==> flow/design.v <==
module instruction_decoder (
    input  logic [31:0] instr,
    output logic is_set_height,
    output logic is_set_weight,
    output logic is_calc_bmi,
    output logic is_calc_bmr,
    output logic [31:25] funct7,  
    output logic [31:20] imm,  
    output logic [24:20] rs2,    
    output logic [19:15] rs1,   
    output logic [11:7] rd  
);
    logic [6:0] opcode;
    assign opcode = instr[6:0];
    logic [14:12] w_h;
    assign w_h = instr[14:12];
    assign is_set_height = (opcode == 7'b0001011) & (w_h == 3'b000);
    assign is_set_weight = (opcode == 7'b0001011) & (w_h == 3'b001);
    assign is_calc_bmi   = (opcode == 7'b0001101);
    assign is_calc_bmr   = (opcode == 7'b0001110);
    assign imm = instr[31:20];
    assign rd = instr[11:7];
    assign rs2 = instr[24:20];
    assign rs1 = instr[19:15];
    assign funct7 = (is_calc_bmr)?instr[31:25]:7'b0;
endmodule
module memory (
    input  logic        clk,
    input  logic        reset,
    input  logic        we_height,
    input  logic        we_weight,
    input  logic [4:0]  user_index,
    input  logic [31:0] data_in,
    output logic [31:0] height_out,
    output logic [31:0] weight_out
);
    reg [31:0] mem_height [0:31];
    reg [31:0] mem_weight [0:31];
    always @(posedge clk or posedge reset) begin
         if (reset) begin
           for (int i = 0; i < 32; i++) begin
                mem_height[i] <= 32'd0;     
                mem_weight[i] <= 32'd0;      
            end
        end else begin
            if (we_height) mem_height[user_index] <= data_in;
            if (we_weight) mem_weight[user_index] <= data_in;
        end
    end
    assign height_out = mem_height[user_index];
    assign weight_out = mem_weight[user_index];
endmodule
module alu (
    input logic is_calc_bmi,
    input logic is_calc_bmr,
    input logic [31:0] height,   
    input logic [31:0] weight,   
    input logic [6:0] funct7,    
    output logic [31:0] result
);
    logic [31:0] bmi;
    logic [31:0] bmr;
    logic [31:0] height_mm;
    logic [31:0] height_m2;
    logic [31:0] weight_x10000;  
    logic [5:0] age;
    logic gender;  
    assign gender = funct7[6];
    assign age = funct7[5:0];
    always@(*)begin
        height_mm = height * 10;  
        height_m2 = (height_mm * height_mm) / 10000;  
        weight_x10000 = weight * 10000;
        bmi = 0;
        bmr = 0;
        if (is_calc_bmi) begin
            if (height_m2 != 0)
                bmi = weight_x10000 / height_m2;   
            else
                bmi = 0;
            result = bmi;
        end
        else if (is_calc_bmr) begin
            bmr = (10 * weight) + (625 * height / 100) - (5 * age);
            if (gender)
                bmr = bmr + 5;
            else
                bmr = bmr - 161;
            result = bmr;
        end
        else begin
            result = 0;   
        end
    end
endmodule
module top (
    input  logic        clk,
    input  logic        reset,
    input  logic [31:0] instr,
    output logic [31:0] result
);
    logic is_set_height;
    logic is_set_weight;
    logic is_calc_bmi;
    logic is_calc_bmr;
    logic [31:25] gender_age;
    logic [31:20] imm;  
    logic [24:20] rs2;    
    logic [19:15] rs1;   
    logic [11:7] rd;  
    logic [31:0] height_out;
    logic [31:0] weight_out;
    logic [31:0] alu_result;
    logic [4:0]  user_index;
    instruction_decoder u_decoder(.instr(instr),
        .is_set_height(is_set_height),
        .is_set_weight(is_set_weight),
        .is_calc_bmi(is_calc_bmi),
        .is_calc_bmr(is_calc_bmr),
        .funct7(gender_age),  
        .imm(imm),  
        .rs2(rs2),    
        .rs1(rs1),   
        .rd(rd)  
        );
    logic [31:0] imm_extended;
    assign imm_extended = {{20{imm[31]}}, imm};  
    assign user_index = (is_set_height | is_set_weight) ? rd : rs1;
    memory user_memory(.clk(clk),
        .reset(reset),
        .we_height(is_set_height),
        .we_weight(is_set_weight),
        .user_index(user_index),
        .data_in(imm_extended),
        .height_out(height_out),
        .weight_out(weight_out));
    alu health_alu (
        .is_calc_bmi(is_calc_bmi),
        .is_calc_bmr(is_calc_bmr),
        .height(height_out),
        .weight(weight_out),
        .funct7(gender_age),
        .result(alu_result)
    );
    always @(posedge clk or posedge reset) begin
        if (reset)
            result <= 32'd0;
        else
            result <= alu_result;
    end
endmodule
* Reports on top
Tool output for the design above, in the order of the flow.
Lines are those of the file above, counted from 1.
Library cell names are shortened.
Not given: -
- Design top :: top
- Clock input :: clk
- Cell library :: sky130hd
- Timing corner :: tt_025C_1v80

* Word-level counts
Yosys after proc, flatten, opt, wreduce and memory -nomap, before mapping. Enables and synchronous resets that opt folds into registers are not counted as muxes. Print and check cells are not counted. Equal cells are merged and count once.
- Register bits :: 800
- Bits of input ports :: 34
- $add $sub $neg :: 4
- Multipliers :: 6
- Div/mod/pow operators :: 3
- Equal/unequal tests :: 35
- Muxes and demuxes :: 8
- Bitwise gates (word level) :: 3
- Reduce/logical cells :: 67
** Operator list (number)
- 32-bit parallel mux with 32-bit select :: 2
- 32-bit by 32-bit divider with 32-bit output :: 1
- 31-bit by 31-bit multiplier with 30-bit output :: 1
- 32-bit by 14-bit divider with 32-bit output (second input constant) :: 1
- 10-bit by 32-bit multiplier with 32-bit output (first input constant) :: 1
- 32-bit by 10-bit multiplier with 28-bit output (second input constant) :: 1
- 32-bit by 7-bit divider with 32-bit output (second input constant) :: 1
- 2-bit AND reduction :: 64
- 32-bit two-way mux :: 4
- 3-bit by 32-bit multiplier with 31-bit output (first input constant) :: 1
- 32-bit by 3-bit multiplier with 31-bit output (second input constant) :: 1
- 5-bit == test (second input constant) :: 16
- 5-bit by 4-bit == test with 1-bit output (second input constant) :: 8
- 32-bit by 3-bit adder with 32-bit output (second input constant) :: 1
- 32-bit adder :: 1
- 32-bit subtractor :: 1
- 32-bit by 8-bit subtractor with 32-bit output (second input constant) :: 1
- 32-bit nonzero test :: 1
- 3-bit by 6-bit multiplier with 9-bit output (first input constant) :: 1
- 7-bit by 4-bit == test with 1-bit output (second input constant) :: 3
- 5-bit by 3-bit == test with 1-bit output (second input constant) :: 4
- 5-bit by 2-bit == test with 1-bit output (second input constant) :: 2
- 7-bit two-way mux :: 1
- 5-bit by 1-bit == test with 1-bit output (second input constant) :: 1
- 5-bit logical NOT :: 1
- 5-bit two-way mux :: 1
- 3-bit by 1-bit == test with 1-bit output (second input constant) :: 1
- 3-bit logical NOT :: 1
Not listed: further kinds 2, cells in them 3.

* Logic depth
Depth = most cells in a row (Yosys ltp): at word level without a register or memory, in the mapped netlist without a sequential cell, where the memories' decode and read muxes count.
- Word-level depth :: 14
- ABC_AREA :: 1
- Gate-level depth with buffers :: 973
- Mapped depth without buffers :: 906

* Mapped cells and area
Source: synth_stat.txt of the flow (Yosys; design flattened, memories mapped). It holds for the ABC_AREA given above (unset counts as 0); a run with the other value may have another netlist.
- Standard cells after synthesis :: 17929
- Synthesis area :: 122078.3 µm²
- Area of sequential cells :: 20019.2 µm²
- Flip-flop cells :: 800
- Buffers :: 494
** Cells by type
- dfrtp_1 :: number 800, total area 20019.2 µm²
- nand2_1 :: number 4235, total area 1.59E+04 µm²
- ha_1 :: number 1057, total area 1.32E+04 µm²
- inv_1 :: number 2306, total area 8.66E+03 µm²
- fa_1 :: number 396, total area 7.93E+03 µm²
- o21ai_0 :: number 1330, total area 6.66E+03 µm²
- nor2_1 :: number 1328, total area 4.98E+03 µm²
- nand3_1 :: number 976, total area 4.88E+03 µm²
- a21oi_1 :: number 938, total area 4.69E+03 µm²
- xor2_1 :: number 463, total area 4.06E+03 µm²
- nand2_2 :: number 570, total area 3565.92 µm²
- xnor2_1 :: number 338, total area 2.96E+03 µm²
- nand4_1 :: number 398, total area 2.49E+03 µm²
- nand3_2 :: number 191, total area 1.91E+03 µm²
- nand2_4 :: number 169, total area 1.9E+03 µm²
- nor2_2 :: number 204, total area 1.28E+03 µm²
- clkbuf_8 :: number 90, total area 1.24E+03 µm²
- clkbuf_1 :: number 280, total area 1.05E+03 µm²
Other cell types: 91; their cells: 1860.

* Worst setup path after synthesis
Source: OpenSTA report_checks on the synthesized netlist (no wires, ideal clock, input and output delay 20% of the period each), path of least setup slack; recovery checks are left aside. Register names are those of the netlist, which keeps one name where synthesis merged equal registers.
- Path kind :: input-to-reg
- From :: input port instr[5]
- To :: register result[0]
- Period :: 250.0 ns
- External input delay :: 50.000 ns
- Setup time :: 0.116 ns
- Time at the first pin :: 50.000 ns
- Arrival :: 173.833 ns
- Required time :: 249.884 ns
- Slack :: 76.050 ns
- Path delay :: 123.949 ns
- Stages on the path :: 904
- Synthesis period reached :: 173.95 ns
"path delay" is the arrival time less input delay plus setup time.
"stages on the path" counts driving pins, that of a launching flip-flop among them; a cell with two outputs on the path counts twice.
"synthesis period reached" is the clock period less the worst setup slack; recovery checks do not enter. This is arithmetic on one report: input and output delays are still those of the set period (20% each).
Between the ends stands the longest chain of elaborated cells between them, by number of cells; it is not shown to be the way that was timed. Of several equally long chains one is given.
Each line given opens the expression or statement behind the cell; cells for indexed reads and writes are added by Yosys, which also makes memories of some case tables.
- Path through :: nor2_2 > nand3_4 > nor2_4 > nand2_2 > nand2_8 > nor2_8 > nand2_4 > inv_2 > nand2_1 > inv_2 > a22o_1 > a221oi_1 > nand4_1 > or3_1 > o21ai_1 > inv_1 > ha_1 > ha_1 > (+868 left out) > o41ai_1 > a21oi_1 > nand2_2 > clkinv_4 > buf_8 > buf_8 > nand2_2 > o21ai_2 > ha_1 > a21oi_1 > nor2_1 > a211oi_1 > o221a_2 > o211ai_1 > clkinv_1 > nand2_1 > nand2_1 > nand2_1
- Cells in the longest elaborated chain :: 14
** RTL lines, path after synthesis
- from (decl) :: RTL line 99 : input  logic [31:0] instr,
- 7-bit by 4-bit == test with 1-bit output :: RTL line 17 : assign is_set_height = (opcode == 7'b0001011) & (w_h == 3'b000);
- 1-bit bitwise AND :: RTL line 17
- 1-bit OR :: RTL line 128 : assign user_index = (is_set_height | is_set_weight) ? rd : rs1;
- 5-bit two-way mux :: RTL line 128
- 5-bit == test :: RTL line 50 : assign height_out = mem_height[user_index];
- 32-bit parallel mux with 32-bit select :: RTL line 50
- 10-bit by 32-bit multiplier with 32-bit output :: RTL line 84 : bmr = (10 * weight) + (625 * height / 100) - (5 * age);
- 32-bit by 7-bit divider with 32-bit output :: RTL line 84
- 32-bit adder :: RTL line 84
- 32-bit subtractor :: RTL line 84
- 32-bit by 8-bit subtractor with 32-bit output :: RTL line 88 : bmr = bmr - 161;
- 32-bit two-way mux :: RTL line 85 : if (gender)
- 32-bit two-way mux :: RTL line 83 : else if (is_calc_bmr) begin
- 32-bit two-way mux :: RTL line 76 : if (is_calc_bmi) begin
- to (assign) :: RTL line 147 : result <= 32'd0;
- to (assign) :: RTL line 149 : result <= alu_result;
- to (decl) :: RTL line 100 : output logic [31:0] result

* Timing after layout
From the final timing report of run 2: the path of least setup slack in the routed layout; clock arrival at registers is part of the times.
- Path kind :: input-to-reg
- From :: input port instr[1]
- To :: register result[0]
- Period :: 250.0 ns
- External input delay :: 50.00 ns
- Setup time :: 0.11 ns
- Time at the first pin :: 50.00 ns
- Arrival :: 220.95 ns
- Required time :: 250.57 ns
- Slack :: 29.63 ns
- Stages on the path :: 864
Between the ends stands the longest chain of elaborated cells between them, by number of cells; it is not shown to be the way that was timed. Of several equally long chains one is given.
- Path through :: clkdlybuf4s50_1 > nand2_1 > inv_1 > nand3_2 > nor2_4 > nand2_2 > nand2_4 > inv_4 > nand2_2 > nor2_2 > clkbuf_8 > clkbuf_1 > a221oi_1 > nand4_1 > nor4_2 > nand2_1 > o21ai_0 > inv_1 > (+828 left out) > o41ai_1 > a21oi_1 > nand2_2 > clkinv_4 > buf_8 > buf_8 > nand2_2 > o21ai_2 > ha_1 > a21oi_1 > nor2_1 > a211oi_1 > o221a_2 > o211ai_1 > clkinv_1 > nand2_1 > nand2_1 > nand2_1
- Cells in the longest elaborated chain :: 14
** RTL lines, path post-layout
- from (decl) :: RTL line 99 : input  logic [31:0] instr,
- 7-bit by 4-bit == test with 1-bit output :: RTL line 17 : assign is_set_height = (opcode == 7'b0001011) & (w_h == 3'b000);
- 1-bit bitwise AND :: RTL line 17
- 1-bit OR :: RTL line 128 : assign user_index = (is_set_height | is_set_weight) ? rd : rs1;
- 5-bit two-way mux :: RTL line 128
- 5-bit == test :: RTL line 50 : assign height_out = mem_height[user_index];
- 32-bit parallel mux with 32-bit select :: RTL line 50
- 10-bit by 32-bit multiplier with 32-bit output :: RTL line 84 : bmr = (10 * weight) + (625 * height / 100) - (5 * age);
- 32-bit by 7-bit divider with 32-bit output :: RTL line 84
- 32-bit adder :: RTL line 84
- 32-bit subtractor :: RTL line 84
- 32-bit by 8-bit subtractor with 32-bit output :: RTL line 88 : bmr = bmr - 161;
- 32-bit two-way mux :: RTL line 85 : if (gender)
- 32-bit two-way mux :: RTL line 83 : else if (is_calc_bmr) begin
- 32-bit two-way mux :: RTL line 76 : if (is_calc_bmi) begin
- to (assign) :: RTL line 147 : result <= 32'd0;
- to (assign) :: RTL line 149 : result <= alu_result;
- to (decl) :: RTL line 100 : output logic [31:0] result

Memo
Re: implementation data of top

Flow measurements of top on sky130hd: 2 stored runs with different settings, listed in no order. Input and output delays are each 20% of the period that was set; the output load is 0.01 pF.
"clock period reached" is the run's clock period less its worst setup slack. It is reckoned from that one timing run; input and output delays stay at 20% of the period that was set.
"time on the worst setup path" means the part of the period allowed to the worst setup path (the constraints hold back 20% at inputs and 20% at outputs) less its slack; where the path has registers, the arrival times of their clocks count too.

* Run 1
** Files
==> flow/run.sh <==
#!/bin/bash
# the make line also repeats the synthesis and layout settings of config.mk as NAME=value (left out here)
make -C /OpenROAD-flow-scripts/flow DESIGN_CONFIG=/design/flow/config.mk WORK_HOME=/design/flow/orfs CLKGATE_MAP_FILE= finish
==> flow/config.mk <==
export PLATFORM = sky130hd
export DESIGN_NAME = top
export DESIGN_NICKNAME = top
export VERILOG_FILES = /design/flow/design.v
export SDC_FILE = /design/flow/constraint.sdc
export NUM_CORES = 4
export LEC_CHECK = 0
export ABC_AREA = 0
export CAP_MARGIN = 20
export CELL_PAD_IN_SITES_DETAIL_PLACEMENT = 1
export CORE_MARGIN = 2
export CORE_UTILIZATION = 40
export GPL_ROUTABILITY_DRIVEN = 0
export GPL_TIMING_DRIVEN = 0
export HOLD_SLACK_MARGIN = 0.2
export MIN_ROUTING_LAYER = met2
export SETUP_SLACK_MARGIN = 5.0
export SLEW_MARGIN = 20
==> flow/constraint.sdc <==
create_clock -name core_clock -period 250.0 [get_ports {clk}]
set_input_delay 50.0000 -clock core_clock [delete_from_list [all_inputs] [get_ports {clk}]]
set_output_delay 50.0000 -clock core_clock [all_outputs]
set_load 0.01 [all_outputs]
** Results
Stopped before the end: routing reported GRT-0116.

* Run 2
** Files
==> flow/run.sh <==
#!/bin/bash
# the make line also repeats the synthesis and layout settings of config.mk as NAME=value (left out here)
make -C /OpenROAD-flow-scripts/flow DESIGN_CONFIG=/design/flow/config.mk WORK_HOME=/design/flow/orfs CLKGATE_MAP_FILE= finish
==> flow/config.mk <==
export PLATFORM = sky130hd
export DESIGN_NAME = top
export DESIGN_NICKNAME = top
export VERILOG_FILES = /design/flow/design.v
export SDC_FILE = /design/flow/constraint.sdc
export NUM_CORES = 4
export LEC_CHECK = 0
export ABC_AREA = 1
export CAP_MARGIN = 20
export CELL_PAD_IN_SITES_DETAIL_PLACEMENT = 1
export CORE_MARGIN = 2
export CORE_UTILIZATION = 40
export GPL_TIMING_DRIVEN = 0
export HOLD_SLACK_MARGIN = 0.2
export SETUP_SLACK_MARGIN = 5.0
export SLEW_MARGIN = 20
==> flow/constraint.sdc <==
create_clock -name core_clock -period 250.0 [get_ports {clk}]
set_input_delay 50.0000 -clock core_clock [delete_from_list [all_inputs] [get_ports {clk}]]
set_output_delay 50.0000 -clock core_clock [all_outputs]
set_load 0.01 [all_outputs]
** Results
- Clock period reached :: 220.375 ns
- Worst setup slack after layout :: 29.625 ns
- Die footprint :: 309631.0 µm²
- Standard-cell area after layout :: 131276.0 µm²
- Time on the worst setup path :: 170.37 ns
- Worst setup path type :: input-to-reg
- Area of the synthesized netlist :: 122078.3 µm²
